==> flow/design.v <==
`timescale 1ns / 1ps
module magnitude_wrapper(
	input aclk,
	input aresetn,
	input s_i_data_valid,
	output reg s_o_data_ready,
	input [31:0] s_i_data,
	output reg m_o_data_valid,
	input m_i_data_ready,
	output reg [31:0] m_o_data
    );
	reg [31:0] o_data_temp;
	reg [15:0] data_real;
	reg [15:0] data_imag;
	reg start_calc;
	reg ack_calc;
	wire [15:0] in_real = s_i_data[15:0];
	wire [15:0] in_imag = s_i_data[31:16];
	always @ (posedge aclk)
		begin
			if (aresetn == 0) begin
				s_o_data_ready <= 1'b0;
				start_calc <= 1'b0;
			end
			if (ack_calc == 1'b1) begin
				start_calc <= 0;
			end
			if ( (s_i_data_valid == 1'b1) && (ack_calc == 0)) begin
				if (in_real[15] == 1'b1)
					data_real <= ~in_real + 16'd1;
				else
					data_real <= in_real;
				if (in_imag[15] == 1'b1)
					data_imag <= ~in_imag + 16'd1;
				else
					data_imag <= in_imag;
				s_o_data_ready <= 1;
				start_calc <= 1'b1;
			end
		end
	always @ (posedge aclk)
		begin
			if (aresetn == 0) begin
				ack_calc <= 0;
			end
			if (start_calc == 1'b1) begin
				ack_calc <= 1;
				o_data_temp <= data_real*data_real + data_imag*data_imag;
			end
			else begin
				ack_calc <= 0;
			end
		end
	always @ (posedge aclk)
		begin
			if (aresetn == 0) begin
				m_o_data_valid <= 1'b0;
			end
			if (m_i_data_ready == 1'b1) begin
				if (ack_calc == 0) begin
					m_o_data_valid <= 1'b0;
				end
				else begin
					m_o_data_valid <= 1'b1;
					m_o_data <= o_data_temp;
				end
			end
		end
endmodule
Memo
Re: synthesis data of magnitude_wrapper

Tool chain data of magnitude_wrapper
Module magnitude_wrapper before and after one edit of its RTL, step after step.
"orig" refers to lines of the RTL above, "edited" to lines of the edited file.
"delta": "edited" minus "orig" as printed here. "change_rel_pct": 100 x difference / "orig".
Library cell names are shortened.
{"block": "design", "design": "magnitude_wrapper", "clk_port": "aclk", "lib": "sky130hd", "pvt_corner": "tt_025C_1v80"}

The edit
The edit as a unified diff against the file above.
This change comes from a script, not from a designer. The edited design behaves differently; no optimisation was intended.
begin of diff
@@ -46,5 +46,5 @@
 			if (start_calc == 1'b1) begin
 				ack_calc <= 1;
-				o_data_temp <= data_real*data_real + data_imag*data_imag;
+				o_data_temp <= data_real*data_real + (data_imag^data_imag);
 			end
 			else begin
end of diff

Word-level counts
Yosys after proc, flatten, opt, wreduce and memory -nomap, before mapping. Memory bits, and registers merged into a memory's read port (data or address), are not among the register bits. Print and check cells are not counted. Equal cells are merged and count once.
{"block": "word_totals", "element": "reg_bits", "orig": 100, "edited": 100, "delta": 0, "change_rel_pct": 0.00}
{"block": "word_totals", "element": "input_bits", "orig": 36, "edited": 36, "delta": 0, "change_rel_pct": 0.00}
{"block": "classes", "element": "addsub", "orig": 3, "edited": 3, "delta": 0, "change_rel_pct": 0.00}
{"block": "classes", "element": "mul", "orig": 2, "edited": 1, "delta": -1, "change_rel_pct": -50.00}
{"block": "classes", "element": "eq_ne", "orig": 2, "edited": 2, "delta": 0, "change_rel_pct": 0.00}
{"block": "classes", "element": "muxes", "orig": 7, "edited": 7, "delta": 0, "change_rel_pct": 0.00}
{"block": "classes", "element": "n_logic", "orig": 3, "edited": 4, "delta": 1, "change_rel_pct": 33.33}
{"block": "classes", "element": "reduce_logical", "orig": 2, "edited": 2, "delta": 0, "change_rel_pct": 0.00}
{"block": "op_table", "op": "16-bit by 16-bit multiplier with 32-bit output", "orig": 2, "edited": 1, "delta": -1, "change_rel_pct": -50.00}
{"block": "op_table", "op": "32-bit adder", "orig": 1, "edited": 0, "delta": -1, "change_rel_pct": -100.00}
{"block": "op_table", "op": "32-bit by 16-bit adder with 32-bit output", "orig": 0, "edited": 1, "delta": 1}
{"block": "op_table", "op": "16-bit bitwise XOR", "orig": 0, "edited": 1, "delta": 1}
Operator kinds equal on both sides are left out: 8.

Longest topological paths
Yosys ltp: most cells in a row. Word level: on the elaborated netlist, between registers, memories and ports. Mapped: between sequential cells and ports; inverters and the memories' decode and read muxes count.
{"block": "logic_depth", "element": "depth_word", "orig": 3, "edited": 3, "delta": 0, "change_rel_pct": 0.00}
{"block": "logic_depth", "element": "abc_area", "orig": "0", "edited": "0"}
{"block": "logic_depth", "element": "depth_mapped", "orig": 27, "edited": 22, "delta": -5, "change_rel_pct": -18.52}
{"block": "logic_depth", "element": "ltp_nobuf", "orig": 24, "edited": 21, "delta": -3, "change_rel_pct": -12.50}

Synthesis result
Source: synth_stat.txt of the flow (Yosys; design flattened, memories mapped). It holds for the ABC_AREA given above (unset counts as 0); a run with the other value may have another netlist.
{"block": "synth_totals", "element": "cell_count", "orig": 1791, "edited": 1024, "delta": -767, "change_rel_pct": -42.83}
{"block": "synth_totals", "element": "yosys_area_um2", "orig": 18541.5, "edited": 10357.4, "delta": -8184.1, "change_rel_pct": -44.14}
{"block": "synth_totals", "element": "seqArea_um2", "orig": 2972.9, "edited": 2432.3, "delta": -540.6, "change_rel_pct": -18.18}
{"block": "synth_totals", "element": "flip_flops", "orig": 100, "edited": 82, "delta": -18, "change_rel_pct": -18.00}
{"block": "synth_totals", "element": "buffers", "orig": 47, "edited": 32, "delta": -15, "change_rel_pct": -31.91}
{"block": "by_type", "type": "inv_1", "orig": 515, "edited": 255, "delta": -260, "change_rel_pct": -50.49}
{"block": "by_type", "type": "fa_1", "orig": 384, "edited": 162, "delta": -222, "change_rel_pct": -57.81}
{"block": "by_type", "type": "ha_1", "orig": 195, "edited": 102, "delta": -93, "change_rel_pct": -47.69}
{"block": "by_type", "type": "and2_1", "orig": 127, "edited": 44, "delta": -83, "change_rel_pct": -65.35}
{"block": "by_type", "type": "nand2_1", "orig": 133, "edited": 93, "delta": -40, "change_rel_pct": -30.08}
{"block": "by_type", "type": "edfxtp_1", "orig": 97, "edited": 79, "delta": -18, "change_rel_pct": -18.56}
{"block": "by_type", "type": "clkbuf_1", "orig": 45, "edited": 31, "delta": -14, "change_rel_pct": -31.11}
{"block": "by_type", "type": "xor2_1", "orig": 18, "edited": 6, "delta": -12, "change_rel_pct": -66.67}
{"block": "by_type", "type": "a21oi_1", "orig": 20, "edited": 30, "delta": 10, "change_rel_pct": 50.00}
{"block": "by_type", "type": "o21ai_0", "orig": 25, "edited": 17, "delta": -8, "change_rel_pct": -32.00}
{"block": "by_type", "type": "nand3_1", "orig": 7, "edited": 14, "delta": 7, "change_rel_pct": 100.00}
{"block": "by_type", "type": "or3_1", "orig": 6, "edited": 0, "delta": -6, "change_rel_pct": -100.00}
{"block": "by_type", "type": "o21bai_1", "orig": 3, "edited": 9, "delta": 6, "change_rel_pct": 200.00}
{"block": "by_type", "type": "xnor2_1", "orig": 47, "edited": 42, "delta": -5, "change_rel_pct": -10.64}
{"block": "by_type", "type": "nor3_1", "orig": 10, "edited": 6, "delta": -4, "change_rel_pct": -40.00}
{"block": "by_type", "type": "o31ai_1", "orig": 8, "edited": 4, "delta": -4, "change_rel_pct": -50.00}
{"block": "by_type", "type": "a21boi_0", "orig": 4, "edited": 0, "delta": -4, "change_rel_pct": -100.00}
{"block": "by_type", "type": "o21ai_1", "orig": 0, "edited": 4, "delta": 4}
Cell types equal on both sides are left out: 4.
The list need not be complete.

Worst setup path after synthesis
OpenSTA on the mapped netlist: ideal clock, no wires. The path of least setup slack (recovery checks aside). Input and output delay are each 20% of the period. Register names are those of the netlist, which keeps one name where synthesis merged equal registers.
{"block": "synth_path", "element": "kind", "orig": "register to register", "edited": "register to register"}
{"block": "synth_path", "element": "start", "orig": "reg data_real[4]", "edited": "reg data_real[1]"}
{"block": "synth_path", "element": "end", "orig": "reg o_data_temp[30]", "edited": "reg o_data_temp[31]"}
{"block": "synth_path", "element": "tclk_ns", "orig": 10.0, "edited": 10.0, "delta": 0.0, "change_rel_pct": 0.00}
{"block": "synth_path", "element": "setup_time_ns", "orig": 0.261, "edited": 0.261, "delta": 0.000}
{"block": "synth_path", "element": "arrival_time_ns", "orig": 6.777, "edited": 5.647, "delta": -1.130, "change_rel_pct": -16.67}
{"block": "synth_path", "element": "required_time_ns", "orig": 9.739, "edited": 9.739, "delta": 0.000, "change_rel_pct": 0.00}
{"block": "synth_path", "element": "path_slack_ns", "orig": 2.962, "edited": 4.093, "delta": 1.131}
{"block": "synth_path", "element": "path_delay_ns", "orig": 7.038, "edited": 5.908, "delta": -1.130, "change_rel_pct": -16.06}
{"block": "synth_path", "element": "path_stages", "orig": 22, "edited": 23, "delta": 1, "change_rel_pct": 4.55}
{"block": "synth_path", "element": "path_buffers", "orig": 1, "edited": 2, "delta": 1, "change_rel_pct": 100.00}
{"block": "synth_path", "element": "period_less_setup_slack_ns", "orig": 7.038, "edited": 5.907, "delta": -1.131, "change_rel_pct": -16.07}
"path_delay_ns" is the arrival time less input delay plus setup time.
"path_stages" counts driving pins, that of a launching flip-flop among them; a cell with two outputs on the path counts twice.
"period_less_setup_slack_ns" = period - worst setup slack (recovery checks aside). The figure is calculated, with input and output delays left at 20% of the set period.
Between the ends stands the longest chain of elaborated cells between them, by number of cells; it is not shown to be the way that was timed. Of several equally long chains one is given.
A line is the first line of the expression or statement that the cell stems from. Yosys adds cells for indexed reads and writes and turns some case tables into memories.
{"block": "synth_via_orig", "path_cell_list": "edfxtp_1 > clkbuf_1 > nand2_1 > fa_1 > inv_1 > fa_1 > inv_1 > fa_1 > fa_1 > inv_1 > fa_1 > fa_1 > fa_1 > fa_1 > ha_1 > and4_4 > and2_4 > nand3_4 > a2111o_1 > a21o_1 > and4_4 > a311o_1", "elab_chain_cells": 2, "cells_between": 2, "lines_between": 1, "cone_classes": "add/sub (1); mul (1)"}
{"block": "synth_rtl_orig", "element": "start: declaration", "line": 13, "text": "reg [15:0] data_real;"}
{"block": "synth_rtl_orig", "element": "start: assignment", "line": 30, "text": "data_real <= ~in_real + 16'd1;"}
{"block": "synth_rtl_orig", "element": "start: assignment", "line": 32, "text": "data_real <= in_real;"}
{"block": "synth_rtl_orig", "element": "16-bit by 16-bit multiplier with 32-bit output", "line": 48, "text": "o_data_temp <= data_real*data_real + data_imag*data_imag;"}
{"block": "synth_rtl_orig", "element": "32-bit adder", "line": 48}
{"block": "synth_rtl_orig", "element": "end: assignment", "line": 48}
{"block": "synth_rtl_orig", "element": "end: declaration", "line": 12, "text": "reg [31:0] o_data_temp;"}
{"block": "synth_via_edited", "path_cell_list": "edfxtp_1 > clkbuf_1 > clkbuf_1 > and2_1 > fa_1 > inv_1 > fa_1 > inv_1 > fa_1 > inv_1 > fa_1 > inv_1 > fa_1 > inv_1 > fa_1 > inv_1 > ha_1 > nand3_1 > nor3_1 > a22oi_1 > o21ai_1 > a21oi_1 > o311a_1", "elab_chain_cells": 2, "cells_between": 2, "lines_between": 1, "cone_classes": "add/sub (1); mul (1)"}
{"block": "synth_rtl_edited", "element": "start: declaration", "line": 13, "text": "reg [15:0] data_real;"}
{"block": "synth_rtl_edited", "element": "start: assignment", "line": 30, "text": "data_real <= ~in_real + 16'd1;"}
{"block": "synth_rtl_edited", "element": "start: assignment", "line": 32, "text": "data_real <= in_real;"}
{"block": "synth_rtl_edited", "element": "16-bit by 16-bit multiplier with 32-bit output", "line": 48, "text": "o_data_temp <= data_real*data_real + (data_imag^data_imag);"}
{"block": "synth_rtl_edited", "element": "32-bit by 16-bit adder with 32-bit output", "line": 48}
{"block": "synth_rtl_edited", "element": "end: assignment", "line": 48}
{"block": "synth_rtl_edited", "element": "end: declaration", "line": 12, "text": "reg [31:0] o_data_temp;"}

Path in the finished layout
Path of least setup slack in the final report of each run of pair 1 (OpenROAD, finished layout, wires in). Where an end is a register, its clock arrival counts in the times.
{"block": "layout_path", "element": "kind", "orig": "register to register", "edited": "register to register"}
{"block": "layout_path", "element": "start", "orig": "reg data_real[4]", "edited": "reg data_real[2]"}
{"block": "layout_path", "element": "end", "orig": "reg o_data_temp[30]", "edited": "reg o_data_temp[31]"}
{"block": "layout_path", "element": "tclk_ns", "orig": 8.17, "edited": 8.17, "delta": 0.00, "change_rel_pct": 0.00}
{"block": "layout_path", "element": "setup_time_ns", "orig": 0.24, "edited": 0.24, "delta": 0.00}
{"block": "layout_path", "element": "arrival_time_ns", "orig": 7.83, "edited": 6.75, "delta": -1.08, "change_rel_pct": -13.79}
{"block": "layout_path", "element": "required_time_ns", "orig": 8.30, "edited": 8.28, "delta": -0.02, "change_rel_pct": -0.24}
{"block": "layout_path", "element": "path_slack_ns", "orig": 0.47, "edited": 1.53, "delta": 1.06}
{"block": "layout_path", "element": "path_stages", "orig": 22, "edited": 21, "delta": -1, "change_rel_pct": -4.55}
{"block": "layout_path", "element": "path_buffers", "orig": 0, "edited": 0, "delta": 0}
Between the ends stands the longest chain of elaborated cells between them, by number of cells; it is not shown to be the way that was timed. Of several equally long chains one is given.
{"block": "layout_via_orig", "path_cell_list": "edfxtp_1 > and2_1 > inv_1 > fa_1 > fa_1 > inv_1 > fa_1 > inv_1 > fa_1 > inv_1 > fa_1 > fa_1 > fa_1 > fa_1 > ha_1 > and4_4 > and2_4 > nand3_4 > a2111o_1 > a21o_1 > and4_4 > a311o_1", "elab_chain_cells": 2, "cells_between": 2, "lines_between": 1, "cone_classes": "add/sub (1); mul (1)"}
{"block": "layout_rtl_orig", "element": "start: declaration", "line": 13, "text": "reg [15:0] data_real;"}
{"block": "layout_rtl_orig", "element": "start: assignment", "line": 30, "text": "data_real <= ~in_real + 16'd1;"}
{"block": "layout_rtl_orig", "element": "start: assignment", "line": 32, "text": "data_real <= in_real;"}
{"block": "layout_rtl_orig", "element": "16-bit by 16-bit multiplier with 32-bit output", "line": 48, "text": "o_data_temp <= data_real*data_real + data_imag*data_imag;"}
{"block": "layout_rtl_orig", "element": "32-bit adder", "line": 48}
{"block": "layout_rtl_orig", "element": "end: assignment", "line": 48}
{"block": "layout_rtl_orig", "element": "end: declaration", "line": 12, "text": "reg [31:0] o_data_temp;"}
{"block": "layout_via_edited", "path_cell_list": "edfxtp_1 > and2_1 > fa_1 > inv_1 > fa_1 > inv_1 > fa_1 > inv_1 > fa_1 > inv_1 > fa_1 > inv_1 > fa_1 > inv_1 > ha_1 > nand3_1 > nor3_1 > a22oi_1 > o21ai_1 > a21oi_1 > o311a_1", "elab_chain_cells": 2, "cells_between": 2, "lines_between": 1, "cone_classes": "add/sub (1); mul (1)"}
{"block": "layout_rtl_edited", "element": "start: declaration", "line": 13, "text": "reg [15:0] data_real;"}
{"block": "layout_rtl_edited", "element": "start: assignment", "line": 30, "text": "data_real <= ~in_real + 16'd1;"}
{"block": "layout_rtl_edited", "element": "start: assignment", "line": 32, "text": "data_real <= in_real;"}
{"block": "layout_rtl_edited", "element": "16-bit by 16-bit multiplier with 32-bit output", "line": 48, "text": "o_data_temp <= data_real*data_real + (data_imag^data_imag);"}
{"block": "layout_rtl_edited", "element": "32-bit by 16-bit adder with 32-bit output", "line": 48}
{"block": "layout_rtl_edited", "element": "end: assignment", "line": 48}
{"block": "layout_rtl_edited", "element": "end: declaration", "line": 12, "text": "reg [31:0] o_data_temp;"}

Flow runs
Runs of the flow (Yosys, OpenROAD) on both versions; the two runs of a pair have the same settings. The constraints put input and output delay at 20% of the set period each and load the outputs with 0.01 pF.
{"block": "flow_settings_pair_1", "CORE_UTILIZATION": 40, "period_ns": 8.17, "CAP_MARGIN": 20, "CORE_MARGIN": 2, "SLEW_MARGIN": 20}
{"block": "results_pair_1", "element": "ys_area_um2", "orig": 18541.5, "edited": 10357.4, "delta": -8184.1, "change_rel_pct": -44.14}
{"block": "results_pair_1", "element": "dieArea_um2", "orig": 48092.5, "edited": 27197.0, "delta": -20895.5, "change_rel_pct": -43.45}
{"block": "results_pair_1", "element": "final_stdcell_area_um2", "orig": 20249.4, "edited": 11488.5, "delta": -8760.9, "change_rel_pct": -43.26}
{"block": "results_pair_1", "element": "fin_ws_ns", "orig": 0.466, "edited": 1.529, "delta": 1.063}
{"block": "results_pair_1", "element": "setup_tns_ns", "orig": 0.000, "edited": 0.000, "delta": 0.000}
{"block": "results_pair_1", "element": "timing.achieved_period_ns", "orig": 7.704, "edited": 6.641, "delta": -1.063, "change_rel_pct": -13.80}
{"block": "flow_settings_pair_2", "CAP_MARGIN": 40, "CORE_ASPECT_RATIO": 1.27, "CORE_UTILIZATION": 23, "MAX_ROUTING_LAYER": "met5", "PLACE_DENSITY": 0.59, "SETUP_SLACK_MARGIN": 0.73, "TNS_END_PERCENT": 75, "period_ns": 10.1, "CORE_MARGIN": 2, "SLEW_MARGIN": 20}
{"block": "results_pair_2", "element": "ys_area_um2", "orig": 18541.5, "edited": 10357.4, "delta": -8184.1, "change_rel_pct": -44.14}
{"block": "results_pair_2", "element": "dieArea_um2", "orig": 82918.5, "edited": 46758.0, "delta": -36160.5, "change_rel_pct": -43.61}
{"block": "results_pair_2", "element": "final_stdcell_area_um2", "orig": 20769.9, "edited": 11836.4, "delta": -8933.5, "change_rel_pct": -43.01}
{"block": "results_pair_2", "element": "fin_ws_ns", "orig": 2.222, "edited": 3.519, "delta": 1.297}
{"block": "results_pair_2", "element": "setup_tns_ns", "orig": 0.000, "edited": 0.000, "delta": 0.000}
{"block": "results_pair_2", "element": "timing.achieved_period_ns", "orig": 7.878, "edited": 6.581, "delta": -1.297, "change_rel_pct": -16.46}
"timing.achieved_period_ns" = clock period - worst setup slack. The figure is calculated, with input and output delays left at 20% of the set period.
